==> flow/design.v <==
module register_param #(
    parameter BIT_LENGTH = 2048
) (
    input clk, rst,
    input load,
    input [BIT_LENGTH - 1 : 0] parIn,
    output reg [BIT_LENGTH - 1 : 0] parOut
);
    always@(posedge clk, posedge rst) begin
        if (rst == 1)
            parOut <= 0;
        else begin
            if (load == 1)
                parOut <= parIn;
        end
    end
endmodule
module adder #(
    parameter BIT_LENGTH = 32
) (
    input signed [BIT_LENGTH - 1 : 0] in1, in2,
    input mode,  
    output signed [BIT_LENGTH - 1 : 0] out
);
    assign out = (mode == 1) ? (in1 + in2) : (in1 - in2);
endmodule
module upCounterRE #(
    parameter BIT_LENGTH = 16
) (
    input clk, rst,
    input init_cnt, en_cnt,
    output reg [BIT_LENGTH - 1 : 0] count
);
    always @(posedge clk, posedge rst) begin
        if (rst == 1)
            count <= 0;
        else begin
            if (init_cnt == 1)
                count <= 0;
            else if (en_cnt == 1)
                count <= count + 1;
        end
    end
endmodule
module cordic_linear_DP #(
    parameter FLOAT_SIZE = 24,
    parameter INT_SIZE = 8
) (
    input clk, rst,
    input signed [INT_SIZE + FLOAT_SIZE - 1:0] x, y, z,
    input mode,
    input loadX, loadY, loadZ,loadMode,
    input sel_input, adder_mode,
    input init_cnt, en_cnt,
    output signed [INT_SIZE + FLOAT_SIZE - 1:0] x_out, y_out, z_out,
    output co, phi
);
    wire signed [INT_SIZE + FLOAT_SIZE - 1:0] y_in, z_in;
    wire signed [INT_SIZE + FLOAT_SIZE - 1:0] out_adder_y, out_adder_z;
    assign y_in = (sel_input == 1) ? y : out_adder_y; 
    assign z_in = (sel_input == 1) ? z : out_adder_z; 
    register_param #(.BIT_LENGTH(INT_SIZE + FLOAT_SIZE)) X_Reg(
        .clk(clk),
        .rst(rst),
        .load(loadX),
        .parIn(x),
        .parOut(x_out)
    );
    register_param #(.BIT_LENGTH(INT_SIZE + FLOAT_SIZE)) Y_Reg(
        .clk(clk),
        .rst(rst),
        .load(loadY),
        .parIn(y_in),
        .parOut(y_out)
    );
    register_param #(.BIT_LENGTH(INT_SIZE + FLOAT_SIZE)) Z_Reg(
        .clk(clk),
        .rst(rst),
        .load(loadZ),
        .parIn(z_in),
        .parOut(z_out)
    );
    wire mode_val;
    register_param #(.BIT_LENGTH(1)) M_Reg(
        .clk(clk),
        .rst(rst),
        .load(loadMode),
        .parIn(mode),
        .parOut(mode_val)
    );
    wire [$clog2(FLOAT_SIZE) : 0] iter;
    upCounterRE #(.BIT_LENGTH($clog2(FLOAT_SIZE) + 1)) Iter_Count(
        .clk(clk),
        .rst(rst),
        .init_cnt(init_cnt),
        .en_cnt(en_cnt),
        .count(iter)
    );
    assign co = (iter == (FLOAT_SIZE)) ? 1'b1 : 1'b0;
    wire signed [INT_SIZE + FLOAT_SIZE - 1:0] x_shift, one, one_shift;
    assign x_shift = x >>> iter;
    assign one = { {(INT_SIZE-1){1'b0}}, 1'b1, {(FLOAT_SIZE){1'b0}} }; 
    assign one_shift = one >>> iter;
    adder #(.BIT_LENGTH(INT_SIZE + FLOAT_SIZE)) Y_Adder(
        .in1(y_out),
        .in2(x_shift),
        .mode(adder_mode),
        .out(out_adder_y)
    );
    adder #(.BIT_LENGTH(INT_SIZE + FLOAT_SIZE)) Z_Adder(
        .in1(z_out),
        .in2(one_shift),
        .mode(~adder_mode),
        .out(out_adder_z)
    );
    wire phi_rotate, phi_vector; 
    assign phi_rotate = (z_out[INT_SIZE + FLOAT_SIZE - 1] == 1) ? 1'b0 : 1'b1;
    assign phi_vector = (y_out[INT_SIZE + FLOAT_SIZE - 1] == 1) ? 1'b1 : 1'b0;
    assign phi = (mode_val == 1) ? phi_vector : phi_rotate;
endmodule
module cordic_linear_CU (
    input clk, rst,
    input start,
    input co, phi,
    output reg loadX, loadY, loadZ,loadMode,
    output reg sel_input, adder_mode,
    output reg init_cnt, en_cnt,
    output reg done
);
    parameter [1:0] IDLE = 0, INIT = 1, CALC = 2, DONE = 3;
    reg [1:0] ps, ns;
    always @(ps, start, co) begin
        case (ps)
            IDLE: ns = (start == 1) ? INIT : IDLE;
            INIT: ns = (start == 1 ) ? INIT : CALC;
            CALC: ns = (co == 1) ? DONE : CALC;
            DONE: ns = IDLE;
            default: ns = IDLE;
        endcase
    end
    always @(ps, phi) begin
        loadX = 0;
        loadY = 0;
        loadZ = 0;
        loadMode = 0;
        sel_input = 0;
        adder_mode = 0;
        init_cnt = 0;
        en_cnt = 0;
        done = 0;
        case (ps)
            IDLE: ;
            INIT: begin
                init_cnt = 1;
                loadX = 1;
                loadY = 1;
                loadZ = 1;
                loadMode = 1;
                sel_input = 1;
            end
            CALC: begin
                adder_mode = phi;
                en_cnt = 1;
                sel_input = 0;
                loadY = 1;
                loadZ = 1;
            end 
            DONE: done = 1;
            default: ;
        endcase
    end
    always @(posedge clk or posedge rst) begin
        if (rst == 1)
            ps <= IDLE;
        else 
            ps <= ns;
    end
endmodule
module cordic_linear #(
    parameter FLOAT_SIZE = 24,
    parameter INT_SIZE = 8
) (
    input clk, rst,
    input start,
    input signed [INT_SIZE + FLOAT_SIZE - 1:0] x, y, z,
    input mode,
    output signed [INT_SIZE + FLOAT_SIZE - 1:0] x_out, y_out, z_out,
    output done
);
    wire loadX, loadY, loadZ, loadMode;
    wire sel_input, adder_mode;
    wire init_cnt, en_cnt;
    wire co, phi;
    cordic_linear_DP #(.FLOAT_SIZE(FLOAT_SIZE), .INT_SIZE(INT_SIZE)) DP (
        .clk(clk),
        .rst(rst),
        .x(x),
        .y(y),
        .z(z),
        .mode(mode),
        .loadX(loadX),
        .loadY(loadY),
        .loadZ(loadZ),
        .loadMode(loadMode),
        .sel_input(sel_input),
        .adder_mode(adder_mode),
        .init_cnt(init_cnt),
        .en_cnt(en_cnt),
        .x_out(x_out),
        .y_out(y_out),
        .z_out(z_out),
        .co(co),
        .phi(phi)
    );
    cordic_linear_CU CU (
        .clk(clk),
        .rst(rst),
        .start(start),
        .co(co),
        .phi(phi),
        .loadX(loadX),
        .loadY(loadY),
        .loadZ(loadZ),
        .loadMode(loadMode),
        .sel_input(sel_input),
        .adder_mode(adder_mode),
        .init_cnt(init_cnt),
        .en_cnt(en_cnt),
        .done(done)
    );
endmodule
module reciprocal_float_DP (
    input clk, rst,
    input [31:0] x,
    input loadE, loadM, loadS,
    input selE, start_cordic,
    output [31:0] out,
    output done_cordic, zero_flag
);
    wire [7:0] E_val, E_in;
    wire [7:0] out_sub, E_reg_in;
    assign E_in = x[30:23];
    register_param #(.BIT_LENGTH(8)) E_Reg(
        .clk(clk),
        .rst(rst),
        .load(loadE),
        .parIn(E_reg_in),
        .parOut(E_val)
    );
    wire [22:0] M_val, M_in;
    assign M_in = x[22:0];
    register_param #(.BIT_LENGTH(23)) M_Reg(
        .clk(clk),
        .rst(rst),
        .load(loadM),
        .parIn(M_in),
        .parOut(M_val)
    );
    wire S_val, S_in;
    assign S_in = x[31];
    register_param #(.BIT_LENGTH(1)) S_Reg(
        .clk(clk),
        .rst(rst),
        .load(loadS),
        .parIn(S_in),
        .parOut(S_val)
    );
    assign E_reg_in = (selE == 1) ? E_in : out_sub;
    wire frac_zero;
    assign frac_zero = ~(|M_val);
    wire cin;
    assign cin = (frac_zero == 1) ? 1'b1 : 1'b0;
    assign out_sub = $unsigned(8'd253) - $unsigned(E_val) + cin;
    localparam FLOAT_SIZE = 24;
    localparam INT_SIZE = 2;
    wire signed [INT_SIZE + FLOAT_SIZE - 1:0] x_in, z, y;
    assign y = { {(INT_SIZE-1){1'b0}}, 1'b1, {(FLOAT_SIZE){1'b0}} };  
    assign z = {(INT_SIZE + FLOAT_SIZE){1'b0}};  
    assign x_in = { 2'b01, M_val, 1'b0};
    wire mode;
    assign mode = 1'b1;  
    wire signed [INT_SIZE + FLOAT_SIZE - 1:0] x_out, y_out, z_out;
    cordic_linear #(.FLOAT_SIZE(FLOAT_SIZE), .INT_SIZE(INT_SIZE)) Cordic_core(
        .clk(clk),
        .rst(rst),
        .start(start_cordic),
        .x(x_in),
        .y(y),
        .z(z),
        .mode(mode),
        .x_out(x_out),
        .y_out(y_out),
        .z_out(z_out),
        .done(done_cordic)
    );
    assign out = {S_val, E_val, z_out[22:0] };
    wire exp_zero;
    assign exp_zero = ~(|E_val);
    assign zero_flag = exp_zero && frac_zero;
endmodule
module reciprocal_float_CU (
    input clk, rst,
    input start,
    input done_cordic, zero_input,
    output reg loadE, loadM, loadS,
    output reg selE, start_cordic,
    output reg done, zero_flag
);
    parameter [2:0] IDLE = 0, INIT = 1, EXP = 2, CALC = 3, ZERO = 4;
    reg [2:0] ps, ns;
    always @(ps, start, zero_input, done_cordic) begin
        case (ps)
            IDLE: ns = (start == 1) ? INIT : IDLE;
            INIT: ns = (start == 1) ? INIT : EXP;
            EXP: ns = (zero_input == 1) ? ZERO : CALC;
            CALC: ns = (done_cordic == 1) ? IDLE : CALC;
            ZERO: ns = IDLE; 
            default: ns = IDLE;
        endcase
    end
    always @(ps, done_cordic, zero_input) begin
        loadE = 0;
        loadM = 0;
        loadS = 0;
        selE = 0;
        start_cordic = 0;
        done = 0;
        zero_flag = 0;
        case (ps)
            IDLE: ;
            INIT: begin
                selE = 1;
                loadE = 1;
                loadM = 1;
                loadS = 1;
            end 
            EXP: begin
                loadE = 1;
                start_cordic = ~zero_input;  
            end
            CALC: done = done_cordic;
            ZERO: begin
                done = 1;
                zero_flag = 1;
            end
            default: ;
        endcase
    end
    always @(posedge clk or posedge rst) begin
        if (rst == 1)
            ps <= IDLE;
        else 
            ps <= ns;
    end
endmodule
module reciprocal_float(
    input clk, rst,
    input start,
    input [31:0] x,
    output [31:0] out,
    output done, zero_flag
);
    wire loadE, loadM, loadS;
    wire selE, start_cordic;
    wire done_cordic, zero_input;
    reciprocal_float_DP DP (
        .clk(clk),
        .rst(rst),
        .x(x),
        .loadE(loadE),
        .loadM(loadM),
        .loadS(loadS),
        .selE(selE),
        .start_cordic(start_cordic),
        .out(out),
        .done_cordic(done_cordic),
        .zero_flag(zero_input)
    );
    reciprocal_float_CU CU (
        .clk(clk),
        .rst(rst),
        .start(start),
        .done_cordic(done_cordic),
        .zero_input(zero_input),
        .loadE(loadE),
        .loadM(loadM),
        .loadS(loadS),
        .selE(selE),
        .start_cordic(start_cordic),
        .done(done),
        .zero_flag(zero_flag)
    );
endmodule
Wiki page: reciprocal_float / tool data

Tool chain data of reciprocal_float
Each step is given for the RTL above and for the edited RTL. Lines under "unedited" count in the file above, lines under "edited" in the edited file. "change": "edited" minus "unedited" as printed here. "relative change": 100 x difference / "unedited". Library cell names are shortened. Not given: --

Top: reciprocal_float. Clock port: clk. Standard-cell library: sky130hd. Corner: tt_025C_1v80.

The edit
Unified diff, file above to edited file. The edit is scripted: it alters the design's behaviour and was not made to optimise anything.

```diff
@@ -272,5 +272,5 @@
     assign cin = (frac_zero == 1) ? 1'b1 : 1'b0;
     assign out_sub = $unsigned(8'd253) - $unsigned(E_val) + cin;
-    localparam FLOAT_SIZE = 24;
+    localparam FLOAT_SIZE = 36;
     localparam INT_SIZE = 2;
     wire signed [INT_SIZE + FLOAT_SIZE - 1:0] x_in, z, y;
```

Elaborated design
Yosys after proc, flatten, opt, wreduce and memory -nomap, before mapping. Memory bits, and registers merged into a memory's read port (data or address), are not among the register bits. Print and check cells are not counted. Equal cells are merged and count once.

Cells by class: add/sub/neg operators (unedited 7, edited 7, change 0, relative change 0.00%); equal/unequal tests (unedited 8, edited 8, change 0, relative change 0.00%); shift operators (unedited 2, edited 2, change 0, relative change 0.00%); mux-type cells (unedited 31, edited 31, change 0, relative change 0.00%); bitwise operators (unedited 3, edited 3, change 0, relative change 0.00%); reduce/logical cells (unedited 12, edited 12, change 0, relative change 0.00%).

Operator list: 26-bit two-way mux (unedited 4, edited 0, change -4, relative change -100.00%); 38-bit two-way mux (unedited 0, edited 4, change +4); 26-bit adder (unedited 2, edited 0, change -2, relative change -100.00%); 6-bit two-way mux (unedited 2, edited 0, change -2, relative change -100.00%); 26-bit subtractor (unedited 2, edited 0, change -2, relative change -100.00%); 38-bit adder (unedited 0, edited 2, change +2); 7-bit two-way mux (unedited 0, edited 2, change +2); 38-bit subtractor (unedited 0, edited 2, change +2); 6-bit by 1-bit adder with 6-bit output with constant B (unedited 1, edited 0, change -1, relative change -100.00%); 6-bit by 5-bit == test with 1-bit output with constant B (unedited 1, edited 0, change -1, relative change -100.00%); 26-bit by 6-bit >>> shifter with 26-bit output (unedited 1, edited 0, change -1, relative change -100.00%); 26-bit by 6-bit >>> shifter with 26-bit output with constant A (unedited 1, edited 0, change -1, relative change -100.00%); 7-bit by 1-bit adder with 7-bit output with constant B (unedited 0, edited 1, change +1); 7-bit by 6-bit == test with 1-bit output with constant B (unedited 0, edited 1, change +1); 26-bit by 7-bit >>> shifter with 38-bit output (unedited 0, edited 1, change +1); 38-bit by 7-bit >>> shifter with 38-bit output with constant A (unedited 0, edited 1, change +1).

Unchanged operator kinds not shown: 23.

Bit counts: bits in registers (unedited 96, edited 121, change +25, relative change +26.04%); bits of input ports (unedited 35, edited 35, change 0, relative change 0.00%); output and inout port bits (unedited 34, edited 34, change 0, relative change 0.00%).

Longest topological paths
Yosys ltp: most cells in a row. Word level: on the elaborated netlist, between registers, memories and ports. Mapped: between sequential cells and ports; inverters and the memories' decode and read muxes count.

Logic depth: word-level depth (unedited 7, edited 7, change 0, relative change 0.00%); ABC_AREA (unedited 0, edited 0); depth in mapped cells (unedited 26, edited 28, change +2, relative change +7.69%).

Netlist
Yosys stat after the flow's synthesis: flattened, memories mapped to cells. It holds for the ABC_AREA given above (unset counts as 0); a run with the other value may have another netlist.

Cell types: nand2_1 (unedited 132, edited 186, change +54, relative change +40.91%); nor2_1 (unedited 70, edited 104, change +34, relative change +48.57%); o21ai_0 (unedited 101, edited 133, change +32, relative change +31.68%); a21oi_1 (unedited 75, edited 107, change +32, relative change +42.67%); a21o_1 (unedited 20, edited 49, change +29, relative change +145.00%); dfrtp_1 (unedited 98, edited 123, change +25, relative change +25.51%); nand3_1 (unedited 18, edited 42, change +24, relative change +133.33%); ha_1 (unedited 63, edited 86, change +23, relative change +36.51%); a31oi_1 (unedited 11, edited 29, change +18, relative change +163.64%); xor2_1 (unedited 30, edited 45, change +15, relative change +50.00%); mux2i_1 (unedited 10, edited 24, change +14, relative change +140.00%); a211oi_1 (unedited 7, edited 20, change +13, relative change +185.71%); clkbuf_1 (unedited 46, edited 57, change +11, relative change +23.91%); mux2_2 (unedited 41, edited 31, change -10, relative change -24.39%); a22o_1 (unedited 10, edited 1, change -9, relative change -90.00%); o31ai_1 (unedited 12, edited 20, change +8, relative change +66.67%); inv_1 (unedited 29, edited 36, change +7, relative change +24.14%); or2_2 (unedited 2, edited 9, change +7, relative change +350.00%).

Unchanged cell types not shown: 16. The list need not be complete.

Mapped netlist: standard cells after synthesis (unedited 1067, edited 1459, change +392, relative change +36.74%); chip area (Yosys) (um^2) (unedited 9162.5, edited 12041.5, change +2879.0, relative change +31.42%); sequential part of the area (um^2) (unedited 2504.9, edited 3130.5, change +625.6, relative change +24.98%); flip-flops (unedited 100, edited 125, change +25, relative change +25.00%); buffers (unedited 82, edited 103, change +21, relative change +25.61%).

By module: a second synthesis without flattening, with its own total; a netlist apart from the flattened one above.

Second synthesis, totals: cells (unflattened synthesis) (unedited 1162, edited 1732, change +570, relative change +49.05%); area total of the unflattened synthesis (um^2) (unedited 11626.2, edited 16370.7, change +4744.5, relative change +40.81%).

Each row is one instance without its submodules.

Modules, unedited: adder (BIT_LENGTH=26) (instances 2, cells 263, area 1885.6 um^2); register_param (BIT_LENGTH=26) (instances 3, cells 56, area 1073.5 um^2); cordic_linear_DP (instances 1, cells 278, area 2348.5 um^2); register_param (BIT_LENGTH=23) (instances 1, cells 49, area 860.8 um^2); register_param (BIT_LENGTH=8) (instances 1, cells 18, area 335.3 um^2); reciprocal_float_DP (instances 1, cells 51, area 315.3 um^2); upCounterRE (BIT_LENGTH=6) (instances 1, cells 27, area 277.8 um^2); reciprocal_float_CU (instances 1, cells 19, area 210.2 um^2); cordic_linear_CU (instances 1, cells 20, area 198.9 um^2); register_param (BIT_LENGTH=1) (instances 2, cells 3, area 43.8 um^2); cordic_linear (instances 1, cells 0, area 0.0 um^2); reciprocal_float (instances 1, cells 0, area 0.0 um^2).

Modules, edited: adder (BIT_LENGTH=38) (instances 2, cells 432, area 2956.6 um^2); register_param (BIT_LENGTH=38) (instances 3, cells 81, area 1496.4 um^2); cordic_linear_DP (instances 1, cells 432, area 3648.5 um^2); register_param (BIT_LENGTH=23) (instances 1, cells 49, area 860.8 um^2); register_param (BIT_LENGTH=8) (instances 1, cells 18, area 335.3 um^2); reciprocal_float_DP (instances 1, cells 51, area 315.3 um^2); upCounterRE (BIT_LENGTH=7) (instances 1, cells 30, area 311.5 um^2); reciprocal_float_CU (instances 1, cells 19, area 210.2 um^2); cordic_linear_CU (instances 1, cells 20, area 198.9 um^2); register_param (BIT_LENGTH=1) (instances 2, cells 3, area 43.8 um^2); cordic_linear (instances 1, cells 0, area 0.0 um^2); reciprocal_float (instances 1, cells 0, area 0.0 um^2).

Worst setup path after synthesis
Path of least setup slack by OpenSTA after synthesis, without wires, with an ideal clock, recovery checks aside; 20% of the period is set as input and as output delay. Where synthesis merged equal registers, the netlist keeps one of their names.

Timing post-synthesis: path kind (unedited flip-flop to flip-flop, edited flip-flop to flip-flop); from (unedited register DP.Cordic_core.DP.Iter_Count.count[0], edited register DP.Cordic_core.DP.Iter_Count.count[1]); to (unedited register DP.Cordic_core.DP.Y_Reg.parOut[25], edited register DP.Cordic_core.DP.Z_Reg.parOut[36]); period (ns) (unedited 11.0, edited 11.0, change 0.0, relative change 0.00%); setup time (ns) (unedited 0.135, edited 0.122, change -0.013); time at the first pin (ns) (unedited 0.000, edited 0.000, change 0.000); arrival time (ns) (unedited 5.208, edited 5.205, change -0.003, relative change -0.06%); data required time (ns) (unedited 10.865, edited 10.878, change +0.013, relative change +0.12%); path slack (ns) (unedited 5.657, edited 5.674, change +0.017); delay of the path (ns) (unedited 5.343, edited 5.327, change -0.016, relative change -0.30%); driving pins on the path (unedited 24, edited 26, change +2, relative change +8.33%); synthesis period reached (ns) (unedited 5.343, edited 5.326, change -0.017, relative change -0.32%).

"delay of the path" = arrival - input delay + setup time. "driving pins on the path" counts driving pins, that of a launching flip-flop among them; a cell with two outputs on the path counts twice. "synthesis period reached" = period - worst setup slack (recovery checks aside). The figure is calculated, with input and output delays left at 20% of the set period. The rows between start and end are the longest chain of elaborated cells between them; the timing report does not say that the signal goes this way. Where chains are equally long, one stands for them. Each line given opens the expression or statement behind the cell; cells for indexed reads and writes are added by Yosys, which also makes memories of some case tables. At most two assigning lines are given for a register; there are more.

On the way, post-synthesis, unedited:
Cell sequence: dfrtp_1 -> buf_6 -> buf_2 -> inv_1 -> ha_1 -> and3b_1 -> a31oi_1 -> a211o_1 -> o211a_1 -> ha_1 -> nand2_1 -> or4_1 -> o41ai_1 -> xnor2_1 -> ha_1 -> a21o_1 -> a22o_1 -> o41ai_1 -> o21ai_0 -> a21oi_1 -> o31ai_1 -> and4_1 -> a2111oi_2 -> nand3_1. The entry for cells in the longest elaborated chain reads 4.

Ends and longest elaborated chain, post-synthesis, unedited: start: declaration (RTL line 32) `output reg [BIT_LENGTH - 1 : 0] count`; start: assignment (RTL line 36) `count <= 0;`; start: assignment (RTL line 41) `count <= count + 1;`; 26-bit by 6-bit >>> shifter with 26-bit output (RTL line 101) `assign x_shift = x >>> iter;`; 26-bit subtractor (RTL line 25) `assign out = (mode == 1) ? (in1 + in2) : (in1 - in2);`; 26-bit two-way mux (RTL line 25); 26-bit two-way mux (RTL line 60) `assign y_in = (sel_input == 1) ? y : out_adder_y;`; end: assignment (RTL line 11) `parOut <= 0;`; end: assignment (RTL line 14) `parOut <= parIn;`; end: declaration (RTL line 7) `output reg [BIT_LENGTH - 1 : 0] parOut`.

On the way, post-synthesis, edited:
Cell sequence: dfrtp_1 -> buf_6 -> buf_6 -> buf_6 -> inv_1 -> ha_1 -> clkbuf_1 -> or3_1 -> clkbuf_1 -> nand3_1 -> o211ai_1 -> a21o_1 -> a31oi_1 -> nand2_1 -> nor2_1 -> nor2_1 -> xor2_1 -> ha_1 -> a21o_1 -> a31o_2 -> a211oi_1 -> o21ai_0 -> a211oi_1 -> nor3_1 -> or3_1 -> a32o_1. The entry for cells in the longest elaborated chain reads 4.

Ends and longest elaborated chain, post-synthesis, edited: start: declaration (RTL line 32) `output reg [BIT_LENGTH - 1 : 0] count`; start: assignment (RTL line 36) `count <= 0;`; start: assignment (RTL line 41) `count <= count + 1;`; 38-bit by 7-bit >>> shifter with 38-bit output (RTL line 103) `assign one_shift = one >>> iter;`; 38-bit adder (RTL line 25) `assign out = (mode == 1) ? (in1 + in2) : (in1 - in2);`; 38-bit two-way mux (RTL line 25); 38-bit two-way mux (RTL line 61) `assign z_in = (sel_input == 1) ? z : out_adder_z;`; end: assignment (RTL line 11) `parOut <= 0;`; end: assignment (RTL line 14) `parOut <= parIn;`; end: declaration (RTL line 7) `output reg [BIT_LENGTH - 1 : 0] parOut`.

Worst path after layout
Path of least setup slack in the final report of each run of pair 1 (OpenROAD, finished layout, wires in). Where an end is a register, its clock arrival counts in the times.

Timing post-layout: path kind (unedited flip-flop to flip-flop, edited flip-flop to flip-flop); from (unedited register DP.Cordic_core.DP.Iter_Count.count[0], edited register DP.Cordic_core.DP.Iter_Count.count[2]); to (unedited register DP.Cordic_core.DP.Y_Reg.parOut[25], edited register DP.Cordic_core.DP.Z_Reg.parOut[36]); period (ns) (unedited 11.0, edited 11.0, change 0.0, relative change 0.00%); setup time (ns) (unedited 0.12, edited 0.11, change -0.01); time at the first pin (ns) (unedited 0.37, edited 0.42, change +0.05, relative change +13.51%); arrival time (ns) (unedited 6.56, edited 7.23, change +0.67, relative change +10.21%); data required time (ns) (unedited 11.24, edited 11.32, change +0.08, relative change +0.71%); path slack (ns) (unedited 4.68, edited 4.09, change -0.59); driving pins on the path (unedited 19, edited 21, change +2, relative change +10.53%).

The rows between start and end are the longest chain of elaborated cells between them; the timing report does not say that the signal goes this way. Where chains are equally long, one stands for them. At most two assigning lines are given for a register; there are more.

On the way, post-layout, unedited:
Cell sequence: dfrtp_1 -> buf_4 -> mux4_1 -> mux2_2 -> a222oi_1 -> nand4_1 -> or4_1 -> o41ai_1 -> xnor2_1 -> ha_1 -> a21o_1 -> a22o_1 -> o41ai_1 -> o21ai_0 -> a21oi_1 -> o31ai_1 -> and4_1 -> a2111oi_2 -> nand3_1. The entry for cells in the longest elaborated chain reads 4.

Ends and longest elaborated chain, post-layout, unedited: start: declaration (RTL line 32) `output reg [BIT_LENGTH - 1 : 0] count`; start: assignment (RTL line 36) `count <= 0;`; start: assignment (RTL line 41) `count <= count + 1;`; 26-bit by 6-bit >>> shifter with 26-bit output (RTL line 101) `assign x_shift = x >>> iter;`; 26-bit subtractor (RTL line 25) `assign out = (mode == 1) ? (in1 + in2) : (in1 - in2);`; 26-bit two-way mux (RTL line 25); 26-bit two-way mux (RTL line 60) `assign y_in = (sel_input == 1) ? y : out_adder_y;`; end: assignment (RTL line 11) `parOut <= 0;`; end: assignment (RTL line 14) `parOut <= parIn;`; end: declaration (RTL line 7) `output reg [BIT_LENGTH - 1 : 0] parOut`.

On the way, post-layout, edited:
Cell sequence: dfrtp_1 -> inv_1 -> ha_1 -> nand4b_1 -> ha_1 -> o211ai_1 -> a21o_1 -> a31oi_1 -> nand2_1 -> nor2_1 -> nor2_1 -> xor2_1 -> ha_1 -> a21o_1 -> a31o_2 -> a211oi_1 -> o21ai_0 -> a211oi_1 -> nor3_1 -> or3_1 -> a32o_1. The entry for cells in the longest elaborated chain reads 4.

Ends and longest elaborated chain, post-layout, edited: start: declaration (RTL line 32) `output reg [BIT_LENGTH - 1 : 0] count`; start: assignment (RTL line 36) `count <= 0;`; start: assignment (RTL line 41) `count <= count + 1;`; 38-bit by 7-bit >>> shifter with 38-bit output (RTL line 103) `assign one_shift = one >>> iter;`; 38-bit adder (RTL line 25) `assign out = (mode == 1) ? (in1 + in2) : (in1 - in2);`; 38-bit two-way mux (RTL line 25); 38-bit two-way mux (RTL line 61) `assign z_in = (sel_input == 1) ? z : out_adder_z;`; end: assignment (RTL line 11) `parOut <= 0;`; end: assignment (RTL line 14) `parOut <= parIn;`; end: declaration (RTL line 7) `output reg [BIT_LENGTH - 1 : 0] parOut`.

Measured runs
Runs of the flow (Yosys, OpenROAD) on both versions; the two runs of a pair have the same settings. The constraints put input and output delay at 20% of the set period each and load the outputs with 0.01 pF.

Settings, pair 1:
Under CORE_UTILIZATION stands 40. The entry for period_ns reads 11.0. For CAP_MARGIN the number is 20. The entry for CORE_MARGIN reads 2. Under SLEW_MARGIN stands 20.

Final reports, pair 1: post-synthesis cell area (um^2) (unedited 9162.5, edited 12041.5, change +2879.0, relative change +31.42%); area of the die (um^2) (unedited 24133.6, edited 31508.0, change +7374.4, relative change +30.56%); final design utilization (%) (unedited 45.2, edited 45.3, change +0.1); worst setup slack after layout (ns) (unedited 4.676, edited 4.088, change -0.588); sum of negative setup slack (ns) (unedited 0.000, edited 0.000, change 0.000); worst hold slack after layout (ns) (unedited 0.477, edited 0.475, change -0.002).

Settings, pair 2:
CORE_ASPECT_RATIO: 1.51. Under CORE_UTILIZATION stands 57. MAX_ROUTING_LAYER: met5. Under PLACE_DENSITY_LB_ADDON stands 0.16. SETUP_SLACK_MARGIN: 0.1. The entry for period_ns reads 6.13. For CAP_MARGIN the number is 20. The entry for CORE_MARGIN reads 2. Under SLEW_MARGIN stands 20.

Final reports, pair 2: post-synthesis cell area (um^2) (unedited 9162.5, edited 12041.5, change +2879.0, relative change +31.42%); area of the die (um^2) (unedited 17126.0, edited 22328.9, change +5202.9, relative change +30.38%); final design utilization (%) (unedited 64.3, edited 65.4, change +1.1); worst setup slack after layout (ns) (unedited 0.422, edited 0.361, change -0.061); sum of negative setup slack (ns) (unedited 0.000, edited 0.000, change 0.000); worst hold slack after layout (ns) (unedited 0.485, edited 0.489, change +0.004).
